==> flow/design.v <==
module fullAdder(input logic a,b,cin,
					  output logic out,cout);
	assign out = (a ^ b) ^ cin;
	assign cout = ( b & cin) | (a & b) | (a & cin);
endmodule
module nBitsADD #(parameter N=32)
					  (input logic [N-1:0] a,b,
					   input logic cin,
					   output logic [N-1:0] out,
					   output logic overflow,cout);
	logic [N-1:0] carry;  
   genvar i;
   generate 
		for(i=0;i<N;i=i+1)
			begin: generateNbitAdder
				if(i==0)
					fullAdder f(a[0],b[0],cin,out[0],carry[0]); 
				else
					fullAdder f(a[i],b[i],carry[i-1],out[i],carry[i]);
			end
   endgenerate
	assign cout = carry[N-1];
	assign overflow = (carry[N-1] ^ carry[N-2]) | 1'b0;  
endmodule 
module Register #(parameter N=32)
					  (input logic [N-1:0] in,
						input logic clk, rst, enable,
						output logic [N-1:0] out);
	always_ff @ (posedge clk) begin
		if (rst) out<={N{1'b0}};
		else if (enable) out<=in;
		else out<=out;
	end	
endmodule 
module mux4 #(parameter N=32)
				 (input logic [N-1:0]in0,in1,in2,in3,in4,in5,in6,in7,in8,in9,in10,in11,in12,in13,in14,in15,
				  input logic [3:0] sel,
				  output logic [N-1:0]out);
	assign out=(sel == 4'b0)? in0 : (sel == 4'b1)? in1 : (sel == 4'b10)? in2 : (sel == 4'b11)? in3 :
				  (sel == 4'b100)? in4 : (sel == 4'b101)? in5 : (sel == 4'b110)? in6 : (sel == 4'b111)? in7 :
				  (sel == 4'b1000)? in8 : (sel == 4'b1001)? in9 : (sel == 4'b1010)? in10 : (sel == 4'b1011)? in11 :
				  (sel == 4'b1100)? in12 : (sel == 4'b1101)? in13 : (sel == 4'b1110)? in14 : in15;				
endmodule
module nBitsAND #(parameter N=32)
					  (input logic [N-1:0]a,b,
						output logic [N-1:0]out);
	assign out = a & b;
endmodule 
module nBitsOR #(parameter N=32)
					 (input logic [N-1:0]a,b,
					  output logic [N-1:0]out);
	assign out = a | b;
endmodule 
module nBitsNOT #(parameter N=32)
					  (input logic [N-1:0]a,
						output logic [N-1:0]out);
	assign out = ~a;
endmodule 
module nBitsC2 #(parameter N=32)
					 (input logic [N-1:0]a,
					  output logic [N-1:0]out);
	assign out = (~a) + 1'b1;
endmodule 
module nBitsShift	#(parameter N=32)
						 (input logic [N-1:0] a,
						  input logic [N-1:0]shamt,
						  input logic sel,  
						  output logic [N-1:0] out);
	logic [N-1:0] outIzq, outDer;
	assign outDer = a>>shamt;		
	assign outIzq = a<<shamt;
	assign out = (sel == 1'b0) ? outDer : outIzq;
endmodule
module ALU #(parameter N=32)
				(input logic [N-1:0] a, b,
				 input logic [3:0] sel,
				 output logic z, n, v,  
				 output logic [N-1:0] result);
	logic [N-1:0] outAND, outOR, outADD, selB, outC2, outShift, nLO, nHI, Ra, Rb;
	logic HI, LO, selShift, cout; 
	assign HI = 1'b1;
	assign LO = 1'b0;
	assign nLO = {N{LO}};
	assign nHI = {N{HI}};
	assign selShift = (sel == 4'b11) ? HI : LO;  
	assign selB = (sel == 4'b1) ? Rb : outC2;  
	assign n = result[N-1];
	assign z = (result == nLO) ? 1'b1 : 1'b0;
	assign Ra = (sel != 4'b1001)? a : b;
	assign Rb = (sel != 4'b1001)? b : a;
	nBitsAND #(N) AND (Ra, Rb, outAND);
	nBitsADD #(N) ADD (Ra, selB, LO, outADD, v, cout);
	nBitsOR #(N) OR (Ra, Rb, outOR);
	nBitsC2 #(N) C2 (Rb, outC2);
	nBitsShift #(N) SHIFT (Ra, Rb, selShift, outShift);
	mux4 #(N) MUX (nLO, outADD, outADD, outShift, outShift, outAND, outOR, Rb, Ra, outADD, nHI, nHI, nHI, nHI, nHI, nHI,
						sel, result);
endmodule
module AverageUnit #(parameter N=32)
						  (input logic [N-1:0] pixel,
							output logic [N-1:0] out);
	logic [9:0] outADD1, outADD2, etapa1, etapa2, etapa3;
	nBitsADD #(10) ADD1 ({2'b0,pixel[7:0]},{2'b0,pixel[15:8]},1'b0,outADD1);
	nBitsADD #(10) ADD2 ({2'b0,pixel[23:16]}, outADD1, 1'b0, outADD2);
	nBitsADD #(10) ADD3 (outADD2, outADD2>>2'b10, 1'b0, etapa1);
	nBitsADD #(10) ADD4 (etapa1, etapa1>>3'b100, 1'b0, etapa2);
	nBitsADD #(10) ADD5 (etapa2, etapa2>>4'b1000, 1'b0, etapa3);
	assign out = etapa3>>2'b10;
endmodule 
module UmbralUnit #(parameter N=32)
						 (input logic [N-1:0] pixel,
						  input logic [N-1:0] umbral,
						  output logic  out);
	assign out = (pixel[7:0]>=umbral)? 1 : 0;
endmodule 
module PAU #(parameter N=32)
				(input logic [N-1:0] pix, umbral,
				 input logic sel,
				 output logic [N-1:0] out);
	logic [N-1:0] outProm, outUmb;
	logic umb;
	AverageUnit #(N) Prom (pix, outProm);
	UmbralUnit #(N) Umb (pix, umbral, umb);
	assign outUmb = {{(N-1){1'b0}}, umb};  
	assign out = (sel)?  outUmb : outProm;  
endmodule 
module mux3 #(parameter N=32)
				 (input logic [N-1:0] in1, in2, in3, in4, in5, in6, in7, in8,
				  input logic [2:0] sel,
				  output logic [N-1:0] out);
	assign out = (sel == 3'b0) ? in1 : (sel == 3'b1) ? in2 : (sel == 3'b10) ? in3 : (sel == 3'b11) ? in4 : 
					 (sel == 3'b100) ? in5 : (sel == 3'b101) ? in6 : (sel == 3'b110) ? in7 : in8;
endmodule
module ConditionalUnit (input logic z, v, n, enable1, enable2, clk, rst,  
								input logic [2:0] cond,  
								output logic out);  
	logic [2:0] regMem, regFlags;
	logic outCond;
	assign regFlags[0]=z;
	assign regFlags[1]=v;
	assign regFlags[2]=n;
	Register #(3) REG (regFlags, clk, rst, enable1, regMem);
	mux3 #(1) MUX (regMem[0] & 1'b1,  
					 ~(regMem[0] ^ 1'b0),  
					 ~(regMem[2] ^ regMem[1]),  
						regMem[2] ^ regMem[1],  
					 ~(regMem[0] ^ 1'b0) & ~(regMem[2] ^ regMem[1]),  
						(regMem[0] & 1'b1) | (regMem[2] ^ regMem[1]),  
						1'b0,  
						1'b1,  
						cond, outCond);
	assign out = (enable2) ? outCond : 1'b0 ;
endmodule 
module ControlUnit(input logic [9:0] InstHeader,
						 output logic RnSrc, ImmSrc, RsSrc, ResultSrc, IOFlag, PAUOp, ImmExt, FlagWrite, ALUSrc, BranchInst, MemWrite, RegWrite, MemPWrite,
						 output logic [3:0] ALUControl,
						 output logic [2:0] CondFlag,
						 output logic [1:0] MemToReg);
	always_comb begin
		if (InstHeader[6:5] == 2'b0) begin  
			if (InstHeader[4]) begin  
				if(InstHeader[3:0] == 4'b1) begin  
					RnSrc = 1'b0;
					ImmSrc = 1'b0;
					ImmExt = 1'b1;
					RegWrite = 1'b1;
					RsSrc = 1'b0;
					PAUOp = 1'b0;
					FlagWrite = 1'b0;
					ALUSrc = 1'b1;
					BranchInst = 1'b0;
					ALUControl = 4'b10;
					CondFlag = InstHeader[9:7];  
					ResultSrc = 1'b0;
					MemWrite = 1'b0;
					MemPWrite = 1'b0;
					IOFlag = 1'b0;
					MemToReg = 2'b1;
				end
				else if(InstHeader[3:0] == 4'b10) begin  
					RnSrc = 1'b0;
					ImmSrc = 1'b0;
					ImmExt = 1'b1;
					RegWrite = 1'b1;
					RsSrc = 1'b0;
					PAUOp = 1'b0;
					FlagWrite = 1'b0;
					ALUSrc = 1'b1;
					BranchInst = 1'b0;
					ALUControl = 4'b1;
					CondFlag = InstHeader[9:7];  
					ResultSrc = 1'b0;
					MemWrite = 1'b0;
					MemPWrite = 1'b0;
					IOFlag = 1'b0;
					MemToReg = 2'b1;
				end
				else if(InstHeader[3:0] == 4'b11) begin 
					RnSrc = 1'b0;
					ImmSrc = 1'b0;
					ImmExt = 1'b1;
					RegWrite = 1'b1;
					RsSrc = 1'b0;
					PAUOp = 1'b0;
					FlagWrite = 1'b0;
					ALUSrc = 1'b1;
					BranchInst = 1'b0;
					ALUControl = 4'b0111;
					CondFlag = InstHeader[9:7];  
					ResultSrc = 1'b0;
					MemWrite = 1'b0;
					MemPWrite = 1'b0;
					IOFlag = 1'b0;
					MemToReg = 2'b01;
				end
				else if(InstHeader[3:0] == 4'b110) begin 
					RnSrc = 1'b0;
					ImmSrc = 1'b0;
					ImmExt = 1'b0;
					RegWrite = 1'b1;
					RsSrc = 1'b0;
					PAUOp = 1'b0;
					FlagWrite = 1'b0;
					ALUSrc = 1'b1;
					BranchInst = 1'b0;
					ALUControl = 4'b110;
					CondFlag = InstHeader[9:7];  
					ResultSrc = 1'b0;
					MemWrite = 1'b0;
					MemPWrite = 1'b0;
					IOFlag = 1'b0;
					MemToReg = 2'b1;
				end
				else if(InstHeader[3:0] == 4'b111) begin 
					RnSrc = 1'b1;
					ImmSrc = 1'b0;
					ImmExt = 1'b1;
					RegWrite = 1'b0;
					RsSrc = 1'b0;
					PAUOp = 1'b0;
					FlagWrite = 1'b1;
					ALUSrc = 1'b1;
					BranchInst = 1'b0;
					ALUControl = 4'b10;
					CondFlag = InstHeader[9:7];  
					ResultSrc = 1'b0;
					MemWrite = 1'b0;
					MemPWrite = 1'b0;
					IOFlag = 1'b0;
					MemToReg = 2'b01;
				end
				else if(InstHeader[3:0] == 4'b1000) begin 
					RnSrc = 1'b0;
					ImmSrc = 1'b0;
					ImmExt = 1'b0;
					RegWrite = 1'b1;
					RsSrc = 1'b0;
					PAUOp = 1'b0;
					FlagWrite = 1'b0;
					ALUSrc = 1'b1;
					BranchInst = 1'b0;
					ALUControl = 4'b11;
					CondFlag = InstHeader[9:7];  
					ResultSrc = 1'b0;
					MemWrite = 1'b0;
					MemPWrite = 1'b0;
					IOFlag = 1'b0;
					MemToReg = 2'b1;
				end
				else if(InstHeader[3:0] == 4'b1001) begin 
					RnSrc = 1'b0;
					ImmSrc = 1'b0;
					ImmExt = 1'b0;
					RegWrite = 1'b1;
					RsSrc = 1'b0;
					PAUOp = 1'b0;
					FlagWrite = 1'b0;
					ALUSrc = 1'b1;
					BranchInst = 1'b0;
					ALUControl = 4'b100;
					CondFlag = InstHeader[9:7];  
					ResultSrc = 1'b0;
					MemWrite = 1'b0;
					MemPWrite = 1'b0;
					IOFlag = 1'b0;
					MemToReg = 2'b1;
				end
				else begin 
					RnSrc = 1'b0;
					ImmSrc = 1'b0;
					ImmExt = 1'b0;
					RegWrite = 1'b0;
					RsSrc = 1'b0;
					PAUOp = 1'b0;
					FlagWrite = 1'b0;
					ALUSrc = 1'b0;
					BranchInst = 1'b0;
					ALUControl = 4'b0;
					CondFlag = 3'b0;
					ResultSrc = 1'b0;
					MemWrite = 1'b0;
					MemPWrite = 1'b0;
					IOFlag = 1'b0;
					MemToReg = 2'b0;
				end
			end
			else begin  
				if(InstHeader[3:0] == 4'b1) begin  
					RnSrc = 1'b0;
					ImmSrc = 1'b0;
					ImmExt = 1'b0;
					RegWrite = 1'b1;
					RsSrc = 1'b0;
					PAUOp = 1'b0;
					FlagWrite = 1'b0;
					ALUSrc = 1'b0;
					BranchInst = 1'b0;
					ALUControl = 4'b10;
					CondFlag = InstHeader[9:7];  
					ResultSrc = 1'b0;
					MemWrite = 1'b0;
					MemPWrite = 1'b0;
					IOFlag = 1'b0;
					MemToReg = 2'b1;
				end
				else if(InstHeader[3:0] == 4'b10) begin  
					RnSrc = 1'b0;
					ImmSrc = 1'b0;
					ImmExt = 1'b0;
					RegWrite = 1'b1;
					RsSrc = 1'b0;
					PAUOp = 1'b0;
					FlagWrite = 1'b0;
					ALUSrc = 1'b0;
					BranchInst = 1'b0;
					ALUControl = 4'b1;
					CondFlag = InstHeader[9:7];  
					ResultSrc = 1'b0;
					MemWrite = 1'b0;
					MemPWrite = 1'b0;
					IOFlag = 1'b0;
					MemToReg = 2'b1;
				end
				else if (InstHeader[3:0] == 4'b11) begin  
					RnSrc = 1'b0;
					ImmSrc = 1'b0;
					ImmExt = 1'b0;
					RegWrite = 1'b1;
					RsSrc = 1'b1;
					PAUOp = 1'b0;
					FlagWrite = 1'b0;
					ALUSrc = 1'b0;
					BranchInst = 1'b0;
					ALUControl = 4'b1000;
					CondFlag = InstHeader[9:7];  
					ResultSrc = 1'b0;
					MemWrite = 1'b0;
					MemPWrite = 1'b0;
					IOFlag = 1'b0;
					MemToReg = 2'b01;
				end
				else if (InstHeader[3:0] == 4'b110) begin  
					RnSrc = 1'b0;
					ImmSrc = 1'b0;
					ImmExt = 1'b0;
					RegWrite = 1'b1;
					RsSrc = 1'b0;
					PAUOp = 1'b0;
					FlagWrite = 1'b0;
					ALUSrc = 1'b0;
					BranchInst = 1'b0;
					ALUControl = 4'b110;
					CondFlag = InstHeader[9:7];  
					ResultSrc = 1'b0;
					MemWrite = 1'b0;
					MemPWrite = 1'b0;
					IOFlag = 1'b0;
					MemToReg = 2'b1;
				end
				else if (InstHeader[3:0] == 4'b111) begin  
					RnSrc = 1'b0;
					ImmSrc = 1'b0;
					ImmExt = 1'b0;
					RegWrite = 1'b0;
					RsSrc = 1'b1;
					PAUOp = 1'b0;
					FlagWrite = 1'b1;
					ALUSrc = 1'b0;
					BranchInst = 1'b0;
					ALUControl = 4'b1001;
					CondFlag = InstHeader[9:7];  
					ResultSrc = 1'b0;
					MemWrite = 1'b0;
					MemPWrite = 1'b0;
					IOFlag = 1'b0;
					MemToReg = 2'b0;
				end
				else if (InstHeader[3:0] == 4'b1000) begin  
					RnSrc = 1'b0;
					ImmSrc = 1'b0;
					ImmExt = 1'b0;
					RegWrite = 1'b1;
					RsSrc = 1'b0;
					PAUOp = 1'b0;
					FlagWrite = 1'b0;
					ALUSrc = 1'b0;
					BranchInst = 1'b0;
					ALUControl = 4'b11;
					CondFlag = InstHeader[9:7];  
					ResultSrc = 1'b0;
					MemWrite = 1'b0;
					MemPWrite = 1'b0;
					IOFlag = 1'b0;
					MemToReg = 2'b1;
				end
				else if (InstHeader[3:0] == 4'b1001) begin  
					RnSrc = 1'b0;
					ImmSrc = 1'b0;
					ImmExt = 1'b0;
					RegWrite = 1'b1;
					RsSrc = 1'b0;
					PAUOp = 1'b0;
					FlagWrite = 1'b0;
					ALUSrc = 1'b0;
					BranchInst = 1'b0;
					ALUControl = 4'b100;
					CondFlag = InstHeader[9:7];  
					ResultSrc = 1'b0;
					MemWrite = 1'b0;
					MemPWrite = 1'b0;
					IOFlag = 1'b0;
					MemToReg = 2'b1;
				end
				else if (InstHeader[3:0] == 4'b1010) begin  
					RnSrc = 1'b0;
					ImmSrc = 1'b0;
					ImmExt = 1'b0;
					RegWrite = 1'b1;
					RsSrc = 1'b0;
					PAUOp = 1'b0;
					FlagWrite = 1'b0;
					ALUSrc = 1'b0;
					BranchInst = 1'b0;
					ALUControl = 4'b0;
					CondFlag = InstHeader[9:7];  
					ResultSrc = 1'b1;
					MemWrite = 1'b0;
					MemPWrite = 1'b0;
					IOFlag = 1'b0;
					MemToReg = 2'b1;
				end
				else if (InstHeader[3:0] == 4'b1011) begin  
					RnSrc = 1'b0;
					ImmSrc = 1'b0;
					ImmExt = 1'b0;
					RegWrite = 1'b1;
					RsSrc = 1'b0;
					PAUOp = 1'b1;
					FlagWrite = 1'b0;
					ALUSrc = 1'b0;
					BranchInst = 1'b0;
					ALUControl = 4'b0;
					CondFlag = InstHeader[9:7];  
					ResultSrc = 1'b1;
					MemWrite = 1'b0;
					MemPWrite = 1'b0;
					IOFlag = 1'b0;
					MemToReg = 2'b1;
				end
				else begin  
					RnSrc = 1'b0;
					ImmSrc = 1'b0;
					ImmExt = 1'b0;
					RegWrite = 1'b0;
					RsSrc = 1'b0;
					PAUOp = 1'b0;
					FlagWrite = 1'b0;
					ALUSrc = 1'b0;
					BranchInst = 1'b0;
					ALUControl = 4'b0;
					CondFlag = 3'b0;
					ResultSrc = 1'b0;
					MemWrite = 1'b0;
					MemPWrite = 1'b0;
					IOFlag = 1'b0;
					MemToReg = 2'b0;
				end
			end
		end
		else if(InstHeader[6:5] == 2'b1) begin  
			if (InstHeader[4:3] == 2'b0) begin  
				RnSrc = 1'b0;
				ImmSrc = 1'b0;
				ImmExt = 1'b1;
				RegWrite = 1'b0;
				RsSrc = 1'b1;
				PAUOp = 1'b0;
				FlagWrite = 1'b0;
				ALUSrc = 1'b1;
				BranchInst = 1'b0;
				ALUControl = 4'b1;
				CondFlag = 3'b0;
				ResultSrc = 1'b0;
				MemWrite = 1'b1;
				MemPWrite = 1'b0;
				IOFlag = 1'b0;
				MemToReg = 2'b0;
			end
			else if (InstHeader[4:3] == 2'b1) begin  
				RnSrc = 1'b0;
				ImmSrc = 1'b0;
				ImmExt = 1'b0;
				RegWrite = 1'b1;
				RsSrc = 1'b1;
				PAUOp = 1'b0;
				FlagWrite = 1'b0;
				ALUSrc = 1'b0;
				BranchInst = 1'b0;
				ALUControl = 4'b1000;
				CondFlag = InstHeader[9:7];  
				ResultSrc = 1'b0;
				MemWrite = 1'b0;
				MemPWrite = 1'b0;
				IOFlag = 1'b0;
				MemToReg = 2'b10;
			end
			else if (InstHeader[4:3] == 2'b10) begin  
				RnSrc = 1'b0;
				ImmSrc = 1'b0;
				ImmExt = 1'b0;
				RegWrite = 1'b0;
				RsSrc = 1'b1;
				PAUOp = 1'b0;
				FlagWrite = 1'b0;
				ALUSrc = 1'b0;
				BranchInst = 1'b0;
				ALUControl = 4'b1000;
				CondFlag = InstHeader[9:7];  
				ResultSrc = 1'b0;
				MemWrite = 1'b0;
				MemPWrite = 1'b1;
				IOFlag = 1'b0;
				MemToReg = 2'b1;
			end
			else if (InstHeader[4:3] == 2'b11) begin  
				RnSrc = 1'b0;
				ImmSrc = 1'b0;
				ImmExt = 1'b1;
				RegWrite = 1'b1;
				RsSrc = 1'b1;
				PAUOp = 1'b0;
				FlagWrite = 1'b0;
				ALUSrc = 1'b1;
				BranchInst = 1'b0;
				ALUControl = 4'b1;
				CondFlag = InstHeader[9:7];  
				ResultSrc = 1'b0;
				MemWrite = 1'b0;
				MemPWrite = 1'b0;
				IOFlag = 1'b0;
				MemToReg = 2'b0;
			end
			else begin  
				RnSrc = 1'b0;
				ImmSrc = 1'b0;
				ImmExt = 1'b0;
				RegWrite = 1'b0;
				RsSrc = 1'b0;
				PAUOp = 1'b0;
				FlagWrite = 1'b0;
				ALUSrc = 1'b0;
				BranchInst = 1'b0;
				ALUControl = 4'b0;
				CondFlag = 3'b0;
				ResultSrc = 1'b0;
				MemWrite = 1'b0;
				MemPWrite = 1'b0;
				IOFlag = 1'b0;
				MemToReg = 2'b0;
			end
		end
		else if (InstHeader[6:5] == 2'b10) begin  
			RnSrc = 1'b0;
			ImmSrc = 1'b1;
			ImmExt = 1'b0;
			RegWrite = 1'b0;
			RsSrc = 1'b0;
			PAUOp = 1'b0;
			FlagWrite = 1'b0;
			ALUSrc = 1'b1;
			BranchInst = 1'b1;
			ALUControl = 4'b111;
			CondFlag = InstHeader[9:7];
			ResultSrc = 1'b0;
			MemWrite = 1'b0;
			MemPWrite = 1'b0;
			IOFlag = 1'b0;
			MemToReg = 2'b1;
		end
		else begin  
			RnSrc = 1'b0;
			ImmSrc = 1'b0;
			ImmExt = 1'b0;
			RegWrite = 1'b0;
			RsSrc = 1'b0;
			PAUOp = 1'b0;
			FlagWrite = 1'b0;
			ALUSrc = 1'b0;
			BranchInst = 1'b0;
			ALUControl = 4'b0;
			CondFlag = 3'b0;
			ResultSrc = 1'b0;
			MemWrite = 1'b0;
			MemPWrite = 1'b0;
			IOFlag = 1'b0;
			MemToReg = 2'b0;
		end
	end 
endmodule 
module Extend (input logic [26:0] imm,
					input logic ImmSrc, ImmExt,
					output logic [31:0] ExtImm);
	logic [31:0] ext14, ext27;
	assign ext14 = (ImmExt) ? { {18{ imm[13] }} , imm[13:0]} : { {18{ 1'b0 }} , imm[13:0]};  
	assign ext27 = (ImmExt) ? { {5{ imm[26] }} , imm} : { {5{ 1'b0 }} , imm };  
	assign ExtImm = (ImmSrc) ? ext27 : ext14;
endmodule 
module RegisterFile #(parameter N=4, M=32)
			(input logic clk,
			input logic rst,
			input logic WE3,
			input logic [N-1:0] A1,
			input logic [N-1:0] A2,
			input logic [N-1:0] A3,
			input logic [M-1:0] WD3,
			input logic [M-1:0] R15,
			output logic [M-1:0] RD1,
			output logic [M-1:0] RD2);
logic [31:0]rf[16];  
logic [31:0] rd1f, rd2f;
always_ff@(posedge clk)
	if (rst) begin
		for (int k = 0; k < 16; k++) rf[k] <= 32'b0;
	end
	else if (WE3) rf[A3] <= WD3;
	assign rd1f = (WE3 && A3 == A1) ? WD3 : rf[A1];
	assign rd2f = (WE3 && A3 == A2) ? WD3 : rf[A2];
	assign RD1 = (A1==4'b1111)? R15:rd1f;
	assign RD2 = (A1==4'b1111)? R15:rd2f;
endmodule
module Fetch #(parameter N = 32)
              (input  logic clk, rst, PCsrc,
		  		   input  logic [N-1:0] PCalu,
				   input  logic [N-1:0] imem_rdata,
				   output logic [N-1:0] inst,
					output logic [N-1:0] PCout);
	logic [N-1:0] PCin, PCplus1;
	Register #(N) PC (PCin, clk, rst, 1'b1, PCout);
	nBitsADD #(N) Sumador (PCout, 32'b1, 1'b0, PCplus1);
	assign inst = imem_rdata;  
	assign PCin = (PCsrc)? PCalu : PCplus1;
endmodule
module Decode #(parameter N=32)
					(input logic [N-1:0] inst, PC, DataWrite,
					 input logic [3:0] Rd,
					 input logic clk, rst, RegWrite,
					 output logic [N-1:0] Ra, Rb, ExtImm,
					 output logic [3:0] RdOut,
					 output logic MemPWrite, RegWriteOut, MemWrite, BranchInst, ALUSrc, FlagWrite, PAUOp, IOFlag, ResultSrc,
					 output logic [3:0] ALUControl,
					 output logic [2:0] CondFlag,
					 output logic [1:0] MemToReg);
	logic RnSrc, ImmSrc, RsSrc, ImmExt;
	logic [3:0] A1, A2;
	logic [26:0] ImmMux;
	ControlUnit UnidadControl (inst[31:22], RnSrc, ImmSrc, RsSrc, ResultSrc, IOFlag, PAUOp, ImmExt, FlagWrite, ALUSrc, 
										BranchInst, MemWrite, RegWriteOut, MemPWrite, ALUControl, CondFlag, MemToReg);
	RegisterFile #(4, N) BancoRegistro (clk, rst, RegWrite, A1, A2, Rd,	DataWrite, PC, Ra, Rb);
	Extend Extension (ImmMux, ImmSrc, ImmExt, ExtImm);
	assign ImmMux = (ImmSrc) ? inst[26:0] : { {13{1'b0}},inst[13:0]};
	assign A1 = (RnSrc) ? inst[17:14] : inst[21:18];
	assign A2 = (RsSrc) ? inst[17:14] : inst[13:10];
	assign RdOut = inst[17:14];
endmodule 
module Execute #(parameter N=32)
					(input logic MemPWrite, RegWrite, MemWrite, BranchInst, ALUSrc, FlagWrite, PAUOp, IOFlag, ResultSrc, clk, rst,
					 input logic [1:0] MemToReg,
					 input logic [3:0] ALUControl,
					 input logic [2:0] CondFlag,
					 input logic [31:0] Ra, Rb, ExtIm,
					 input logic [3:0] Rd,
					 output logic PCSrc, RegWriteOut, MemWriteOut, MemPWriteOut, IOFlagOut,
					 output logic [1:0] MemToRegOut,
					 output logic [N-1:0] ALUResult, WriteData, 
					 output logic [3:0] RdOut);
	logic z, v, n, enable2, condi;
	logic [31:0] ALUOut, APUout, RbMux;
	assign MemPWriteOut = MemPWrite;
	assign MemToRegOut = MemToReg;
	assign MemWriteOut = MemWrite;
	assign IOFlagOut = IOFlag;
	assign RdOut = Rd;
	assign WriteData = Rb;
	assign enable2 = BranchInst | RegWrite;  
	assign RegWriteOut = condi & RegWrite;  
	assign PCSrc = condi & BranchInst;  
	ConditionalUnit UniCondicion (z, v, n, FlagWrite, enable2, clk, rst, CondFlag, condi);
	ALU #(32) ALUnit (Ra, RbMux, ALUControl, z, n, v, ALUOut);
	PAU #(32) PAUnit (Ra, Rb,PAUOp, APUout);
	assign RbMux = (ALUSrc) ? ExtIm : Rb;
	assign ALUResult = (ResultSrc) ? APUout : ALUOut;
endmodule 
module MemoryStage #(parameter N = 32) 
						  (input logic clk, MEMWrite, MemPWrite, PCSrc, RegWrite, IOFlag,
							input logic [1:0] MemToReg,
							input logic [N-1:0] address, WriteData,
							input logic [3:0] RdIn,
							input logic [N-1:0] dmem_rdata,
							input logic [1:0] pmem_rdata,
							output logic [N-1:0] ReadDataDataMem, ReadDataPixMem, ALUresultOut,
							output logic [3:0]  RdOut,
							output logic PCSrcOut, RegWriteOut, IOFlagOut,
							output logic [1:0] MemToRegOut);
	assign ReadDataDataMem = dmem_rdata;
	assign ReadDataPixMem = {{(N-2){1'b0}}, pmem_rdata};
	assign ALUresultOut = address;
	assign RdOut = RdIn;
	assign PCSrcOut = PCSrc;
	assign RegWriteOut = RegWrite;
	assign IOFlagOut = IOFlag;
	assign MemToRegOut = MemToReg;
endmodule
module WriteBack #(parameter N=32)
						(input logic PCSrc, RegWrite, IOFlag,
						 input logic [1:0] MemToReg,
						 input logic [N-1:0] IOIn, ReadData, ReadDataP, ALUOut, 
						 input logic [3:0] Rd,
						 output logic [N-1:0] OutData, 
						 output logic [3:0] RdOut,
						 output logic PCSrcOut, RegWriteOut);
	logic [N-1:0] Result;
	assign Result = (MemToReg == 2'b0) ? ReadData : (MemToReg == 2'b1) ? ALUOut : (MemToReg == 2'b10) ? ReadDataP : 32'b0;
	assign OutData = (IOFlag) ? IOIn : Result;
	assign PCSrcOut = PCSrc;
	assign RegWriteOut = RegWrite;
	assign RdOut = Rd;
endmodule   
module ArquitecturaHybridARMIPS(input logic clk, reset,
										  output logic [31:0] imem_addr,
										  input logic [31:0] imem_rdata,
										  output logic [31:0] mem_addr,
										  output logic dmem_we,
										  output logic [31:0] dmem_wdata,
										  input logic [31:0] dmem_rdata,
										  output logic pmem_we,
										  output logic [1:0] pmem_wdata,
										  input logic [1:0] pmem_rdata,
										  output logic rf_we,
										  output logic [3:0] rf_waddr,
										  output logic [31:0] rf_wdata);
	logic enable;
	logic [31:0] inDE, PC, DataWrite, PCalu, IOIn, outFE;
	logic [3:0] Rd;
	logic PCSrc, RegWrite;
	logic [117:0] outDE, inEXE;
	logic [74:0] outEXE, inMEM;
	logic [104:0] outMEM, inWB;
	assign enable = 1'b1;
	assign IOIn = 32'b0;
	assign imem_addr = PC;
	assign mem_addr = inMEM[31:0];
	assign dmem_we = inMEM[72];
	assign dmem_wdata = inMEM[63:32];
	assign pmem_we = inMEM[73];
	assign pmem_wdata = inMEM[33:32];
	assign rf_we = RegWrite;
	assign rf_waddr = Rd;
	assign rf_wdata = DataWrite;
	Fetch #(32) IF (clk, reset, PCSrc,
		  		   DataWrite,
				   imem_rdata,
				   outFE, PC);
	Decode #(32) DE (inDE, PC, DataWrite,
					 Rd,
					 clk, reset, RegWrite,
					 outDE[95:64], outDE[63:32], outDE[31:0],  
					 outDE[99:96],  
					 outDE[100], outDE[101], outDE[102], outDE[103], outDE[104],  
					 outDE[105], outDE[106], outDE[107], outDE[108],   
					 outDE[112:109],  
					 outDE[115:113],  
					 outDE[117:116]);  
	Execute #(32) EXE (inEXE[100], inEXE[101], inEXE[102], inEXE[103], inEXE[104],  
					  inEXE[105], inEXE[106], inEXE[107], inEXE[108],  
					  clk, reset,
					  inEXE[117:116],  
					  inEXE[112:109],  
					  inEXE[115:113],  
					  inEXE[95:64], inEXE[63:32], inEXE[31:0],  
					  inEXE[99:96],  
					  outEXE[70], outEXE[71], outEXE[72], outEXE[73], outEXE[74],  
					  outEXE[69:68],  
					  outEXE[31:0], outEXE[63:32],  
					  outEXE[67:64]);  
	MemoryStage #(32) MEM (clk,
							inMEM[72], inMEM[73], inMEM[70], inMEM[71], inMEM[74],  
							inMEM[69:68],  
							inMEM[31:0], inMEM[63:32],  
							inMEM[67:64],  
							dmem_rdata, pmem_rdata,
							outMEM[31:0], outMEM[63:32], outMEM[95:64],  
							outMEM[99:96],  
							outMEM[102], outMEM[103], outMEM[104],  
							outMEM[101:100]);  
	WriteBack #(32) WB (inWB[102], inWB[103], inWB[104],  
						 inWB[101:100],  
						 IOIn, inWB[31:0], inWB[63:32], inWB[95:64],  
						 inWB[99:96],  
						 DataWrite, 
						 Rd,
						 PCSrc, RegWrite);
	Register #(32) IF_DE (outFE, clk, reset, enable, inDE);
	Register #(118) DE_EXE (outDE, clk, reset, enable, inEXE);
	Register #(75) EXE_MEM (outEXE, clk, reset, enable, inMEM);
	Register #(105) MEM_WB (outMEM, clk, reset, enable, inWB);
endmodule
# Reports on ArquitecturaHybridARMIPS
# The steps from the RTL of ArquitecturaHybridARMIPS to its reports follow in flow order.
# Line numbers count from 1 in the design file above.
# Cell names lack the library's common part.
# A cell with - has no value.
dict set report inputs {
  top {ArquitecturaHybridARMIPS}
  clock {clk}
  cell_library {sky130hd}
  lib_corner {tt_025C_1v80}
}

# Word-level counts
# Yosys after proc, flatten, opt, wreduce and memory -nomap, before mapping. Enables and synchronous resets that opt folds into registers are not counted as muxes. Memory bits, and registers merged into a memory's read port (data or address), are not among the register bits. Print and check cells are not counted.
# Memory sizes are those after Yosys's memory passes, which may raise the word count (mostly to a power of two), join words into wider ones and drop unused or constant bits.
dict set report word_totals {
  regBits 332
  mem_bits_rw 512
  n_memories 1
  inputBits 68
  out_inout_bits 137
  wordCells 757
}
dict set report classes {
  addsub 1
  cmp 1
  equal 35
  shifts 2
  n_mux 175
  n_logic 518
  reduce_logical 13
}
# memory size width line
set memory_table {}
lappend memory_table {DE.BancoRegistro.rf 16 32 639} ;# logic [31:0]rf[16];
# operator n
set ops {}
lappend ops {{2-to-1 mux 32 bit} 28}
lappend ops {{AND 1 bit} 225}
lappend ops {{bitwise XOR 1 bit} 167}
lappend ops {{OR 1 bit} 118}
lappend ops {{2-to-1 mux 1 bit} 93}
lappend ops {{2-to-1 mux 4 bit} 21}
lappend ops {{2-to-1 mux 3 bit} 26}
lappend ops {{adder 32 x 1 -> 32 bit (second input constant)} 1}
lappend ops {{AND 32 bit} 1}
lappend ops {{OR 32 bit} 1}
lappend ops {{left shift 32 x 32 -> 32 bit} 1}
lappend ops {{>> shifter 32 x 32 -> 32 bit} 1}
lappend ops {{NOT 32 bit} 1}
lappend ops {{logical NOT 32 bit} 1}
lappend ops {{>= comparator 8 x 32 -> 1 bit} 1}
lappend ops {{== test 4 bit (second input constant)} 7}
lappend ops {{2-to-1 mux 27 bit} 1}
lappend ops {{== test 4 x 3 -> 1 bit (second input constant)} 6}
lappend ops {{== test 4 x 2 -> 1 bit (second input constant)} 4}
lappend ops {{OR reduction 11 bit} 1}
lappend ops {{OR reduction 10 bit} 1}
lappend ops {{2-to-1 mux 2 bit} 5}
lappend ops {{== test 3 bit (second input constant)} 3}
lappend ops {{== test 2 bit (second input constant)} 4}
lappend ops {{== test 4 x 1 -> 1 bit (second input constant)} 2}
lappend ops {{== test 4 bit} 2}
lappend ops {{2-to-1 mux 8 bit} 1}
lappend ops {{== test 2 x 1 -> 1 bit (second input constant)} 3}
# Not listed: further kinds 11, cells in them 19.

# Depth
# Yosys ltp: most cells in a row. Word level: on the elaborated netlist, between registers, memories and ports. Mapped: between sequential cells and ports; inverters and the memories' decode and read muxes count.
dict set report logic_depth {
  depth_word 109
  ABC_AREA 0
  depth_mapped 54
  depth_no_buf 48
}

# Mapped cells and area
# The flow's flattened synthesis, as Yosys stat reports it; memories are mapped. The netlist is that of the ABC_AREA named above (0 if unset); the other value can give another one.
# The area totals of this step are shown rounded.
dict set report mapped {
  stdcells 5322
  synth_area_um2 50000
  sequential_area_um2 22000
  ffs 840
  buffers 575
}
# cell n area_total_um2
set types {}
lappend types {edfxtp_1 512 1.54E+04}
lappend types {dfxtp_1 328 6.57E+03}
lappend types {mux4_2 147 3.31E+03}
lappend types {nor2_1 796 2.99E+03}
lappend types {nand2_1 754 2.83E+03}
lappend types {mux2i_1 198 1.98E+03}
lappend types {clkbuf_1 346 1.3E+03}
lappend types {a21oi_1 239 1.2E+03}
lappend types {fa_1 58 1.16E+03}
lappend types {nor2b_1 169 1.06E+03}
lappend types {a311oi_1 102 893.357}
lappend types {nand3_1 175 875.84}
lappend types {buf_4 111 833.299}
lappend types {ha_1 59 738.208}
lappend types {a211oi_1 97 728.198}
lappend types {o21ai_0 135 675.648}
lappend types {a31oi_1 92 575.552}
lappend types {mux2_2 45 506.736}
# Not listed: further types 72, cells in them 959.
# The figures by module come from a second, unflattened synthesis with its own total; it is not the netlist above.
dict set report hier_totals {
  hier_cells 5757
  area_unflattened_um2 62000
}
# Each row is one instance without its submodules.
# mod n_inst n_cells area_um2 seq_area_um2
set modules {}
lappend modules {RegisterFile 1 1820 28000 15000}
lappend modules {{mux4 #(N=32)} 1 900 5900 0.0}
lappend modules {{nBitsShift #(N=32)} 1 607 4300 0.0}
lappend modules {{Register #(N=118)} 1 380 4200 2400}
lappend modules {{Register #(N=105)} 1 339 3800 2100}
lappend modules {{Register #(N=75)} 1 242 2700 1500}
lappend modules {{Register #(N=32)} 2 103 1200 640}
lappend modules {fullAdder 114 1 20 0.0}
lappend modules {{Execute #(N=32)} 1 116 1400 0.0}
lappend modules {{ALU #(N=32)} 1 295 1400 0.0}
lappend modules {{WriteBack #(N=32)} 1 123 1300 0.0}
lappend modules {{Fetch #(N=32)} 1 70 790 0.0}
lappend modules {{MemoryStage #(N=32)} 1 106 790 0.0}
lappend modules {{nBitsC2 #(N=32)} 1 91 660 0.0}
# Modules not listed: 14.

# Timing after synthesis
# Path of least setup slack by OpenSTA after synthesis, without wires, with an ideal clock, recovery checks aside; 20% of the period is set as input and as output delay. Where synthesis merged equal registers, the netlist keeps one of their names.
dict set report synth_path {
  kind {register -> register}
  from {reg DE_EXE.out[104]}
  to {reg EXE.UniCondicion.REG.out[0]}
  period_ps 14000
  setup_ps 59
  launch_ps 0
  arrival_ps 14475
  t_required_ps 13941
  slack_ps -534
  delay_ps 14534
  stages 54
  path_buffers 6
  synth_period_reached_ps 14534
}
# "delay_ps" is the arrival time less input delay plus setup time.
# "stages" counts driving pins, that of a launching flip-flop among them; a cell with two outputs on the path counts twice.
# "synth_period_reached_ps" is the clock period less the worst setup slack; recovery checks do not enter. This is arithmetic on one report: input and output delays are still those of the set period (20% each).
# Between the ends stands the longest chain of elaborated cells between them, by number of cells; it is not shown to be the way that was timed. Of several equally long chains one is given.
# Each line given opens the expression or statement behind the cell; cells for indexed reads and writes are added by Yosys, which also makes memories of some case tables.
# At most two assigning lines are given for a register; there are more.
dict set report synth_between {
  cell_sequence {dfxtp_1 buf_6 mux2_2 buf_2 mux2i_4 buf_2 buf_2 buf_4 buf_2 nor2_1 xnor2_1 fa_1 inv_1 fa_1 fa_1 fa_1 inv_1 fa_1 (+18 left out) fa_1 fa_1 fa_1 fa_1 fa_1 fa_1 fa_1 fa_1 inv_1 fa_1 fa_1 o221ai_1 o21ai_0 a41o_1 a31oi_1 nand4_1 nor4_1 a31o_1}
  elab_chain_cells 109
  cells_between 237
  cone_lines 16
  cone_classes {1 x add/sub; 2 x shift; 16 x mux; 217 x logic; 1 x reduce/logical}
}
# element line
set synth_rtl {}
lappend synth_rtl {{from (decl)} 28} ;# output logic [N-1:0] out);
lappend synth_rtl {{from (assign)} 31} ;# else if (enable) out<=in;
lappend synth_rtl {{from (assign)} 32} ;# else out<=out;
lappend synth_rtl {{2-to-1 mux 32 bit} 710} ;# assign RbMux = (ALUSrc) ? ExtIm : Rb;
lappend synth_rtl {{2-to-1 mux 32 bit} 90} ;# assign Rb = (sel != 4'b1001)? b : a;
lappend synth_rtl {{NOT 32 bit} 62} ;# assign out = (~a) + 1'b1;
lappend synth_rtl {{adder 32 x 1 -> 32 bit} 62}
lappend synth_rtl {{2-to-1 mux 32 bit} 86} ;# assign selB = (sel == 4'b1) ? Rb : outC2;
lappend synth_rtl {{AND 1 bit x2} 4} ;# assign cout = ( b & cin) | (a & b) | (a & cin);
lappend synth_rtl {{OR 1 bit x2} 4}
lappend synth_rtl {{(+85 left out)} -}
lappend synth_rtl {{OR 1 bit x2} 4}
lappend synth_rtl {{bitwise XOR 1 bit} 3} ;# assign out = (a ^ b) ^ cin;
lappend synth_rtl {{2-to-1 mux 32 bit x2} 41} ;# (sel == 4'b1000)? in8 : (sel == 4'b1001)? in9 : (sel == 4'b1010)? in10 : (sel == 4'b1011)? in11 :
lappend synth_rtl {{2-to-1 mux 32 bit x4} 40} ;# (sel == 4'b100)? in4 : (sel == 4'b101)? in5 : (sel == 4'b110)? in6 : (sel == 4'b111)? in7 :
lappend synth_rtl {{2-to-1 mux 32 bit x4} 39} ;# assign out=(sel == 4'b0)? in0 : (sel == 4'b1)? in1 : (sel == 4'b10)? in2 : (sel == 4'b11)? in3 :
lappend synth_rtl {{logical NOT 32 bit} 88} ;# assign z = (result == nLO) ? 1'b1 : 1'b0;
lappend synth_rtl {{2-to-1 mux 1 bit} 88}
lappend synth_rtl {{to (assign)} 31}
lappend synth_rtl {{to (assign)} 32}
lappend synth_rtl {{to (decl)} 28}

# Timing after layout
# Path of least setup slack in the final report of job 1 (OpenROAD, finished layout, wires in). Where an end is a register, its clock arrival counts in the times.
# The report prints the path's times to 10 ps; the period is as set.
dict set report layout_path {
  kind {register -> register}
  from {reg DE_EXE.out[109]}
  to {reg EXE.UniCondicion.REG.out[0]}
  period_ps 12900
  setup_ps 50
  launch_ps 690
  arrival_ps 13430
  t_required_ps 13530
  slack_ps 90
  stages 49
  path_buffers 1
}
# Between the ends stands the longest chain of elaborated cells between them, by number of cells; it is not shown to be the way that was timed. Of several equally long chains one is given.
# At most two assigning lines are given for a register; there are more.
dict set report layout_between {
  cell_sequence {dfxtp_1 and4bb_4 buf_4 o21ai_1 ha_4 inv_2 fa_2 inv_2 fa_2 fa_2 fa_2 inv_2 fa_2 inv_2 fa_2 fa_2 inv_2 fa_2 (+13 left out) fa_2 fa_2 fa_2 fa_2 fa_2 fa_2 fa_2 fa_2 inv_2 fa_2 fa_1 o221ai_2 o21ai_1 a41o_1 a31oi_1 nand4_1 nor4_2 a31o_1}
  elab_chain_cells 109
  cells_between 248
  cone_classes {1 x add/sub; 10 x eq/ne; 2 x shift; 16 x mux; 217 x logic; 2 x reduce/logical}
}
# element line
set layout_rtl {}
lappend layout_rtl {{from (decl)} 28} ;# output logic [N-1:0] out);
lappend layout_rtl {{from (assign)} 31} ;# else if (enable) out<=in;
lappend layout_rtl {{from (assign)} 32} ;# else out<=out;
lappend layout_rtl {{!= test 4 bit} 90} ;# assign Rb = (sel != 4'b1001)? b : a;
lappend layout_rtl {{2-to-1 mux 32 bit} 90}
lappend layout_rtl {{NOT 32 bit} 62} ;# assign out = (~a) + 1'b1;
lappend layout_rtl {{adder 32 x 1 -> 32 bit} 62}
lappend layout_rtl {{2-to-1 mux 32 bit} 86} ;# assign selB = (sel == 4'b1) ? Rb : outC2;
lappend layout_rtl {{AND 1 bit x2} 4} ;# assign cout = ( b & cin) | (a & b) | (a & cin);
lappend layout_rtl {{OR 1 bit x2} 4}
lappend layout_rtl {{(+85 left out)} -}
lappend layout_rtl {{OR 1 bit x2} 4}
lappend layout_rtl {{bitwise XOR 1 bit} 3} ;# assign out = (a ^ b) ^ cin;
lappend layout_rtl {{2-to-1 mux 32 bit x2} 41} ;# (sel == 4'b1000)? in8 : (sel == 4'b1001)? in9 : (sel == 4'b1010)? in10 : (sel == 4'b1011)? in11 :
lappend layout_rtl {{2-to-1 mux 32 bit x4} 40} ;# (sel == 4'b100)? in4 : (sel == 4'b101)? in5 : (sel == 4'b110)? in6 : (sel == 4'b111)? in7 :
lappend layout_rtl {{2-to-1 mux 32 bit x4} 39} ;# assign out=(sel == 4'b0)? in0 : (sel == 4'b1)? in1 : (sel == 4'b10)? in2 : (sel == 4'b11)? in3 :
lappend layout_rtl {{logical NOT 32 bit} 88} ;# assign z = (result == nLO) ? 1'b1 : 1'b0;
lappend layout_rtl {{2-to-1 mux 1 bit} 88}
lappend layout_rtl {{to (assign)} 31}
lappend layout_rtl {{to (assign)} 32}
lappend layout_rtl {{to (decl)} 28}

# 3 stored runs of ArquitecturaHybridARMIPS in the flow (synthesis by Yosys, layout by OpenROAD, sky130hd cells), in arbitrary order. Constraints: input delay and output delay 20% of the set period each, output load 0.01 pF.
# "achievedPeriod_ps" is the run's clock period less its worst setup slack. It is reckoned from that one timing run; input and output delays stay at 20% of the period that was set.
# The results are shown rounded.
run="job 1" settings ABC_AREA=0 CORE_MARGIN=5 CORE_UTILIZATION=42 GPL_ROUTABILITY_DRIVEN=1 PLACE_DENSITY_LB_ADDON=0.0 SLEW_MARGIN=25 TNS_END_PERCENT=65 period_ns=12.9 CAP_MARGIN=20
run="job 1" results die_um2=130000 post_route_util_frac=0.48 timing.setup.ws_ps=93 synth_chip_area_um2=50000 achievedPeriod_ps=12807 worst_hold_slack_ps=420
run="job 2" settings ABC_AREA=1 CAP_MARGIN=15 CELL_PAD_IN_SITES_GLOBAL_PLACEMENT=1 CORE_MARGIN=5 CORE_UTILIZATION=41 CTS_CLUSTER_DIAMETER=150 CTS_CLUSTER_SIZE=37 GPL_ROUTABILITY_DRIVEN=0 MAX_ROUTING_LAYER="met5" PLACE_DENSITY=0.5 SETUP_SLACK_MARGIN=0.21 SLEW_MARGIN=35 period_ns=13.0
run="job 2" results die_um2=120000 post_route_util_frac=0.44 timing.setup.ws_ps=270 synth_chip_area_um2=48000 achievedPeriod_ps=12729 worst_hold_slack_ps=410
run="job 3" settings CAP_MARGIN=10 CORE_MARGIN=5 CORE_UTILIZATION=40 CTS_CLUSTER_DIAMETER=150 HOLD_SLACK_MARGIN=0.16 SLEW_MARGIN=15 period_ns=13.0
run="job 3" results die_um2=130000 post_route_util_frac=0.46 timing.setup.ws_ps=-7 synth_chip_area_um2=50000 achievedPeriod_ps=13007 worst_hold_slack_ps=410
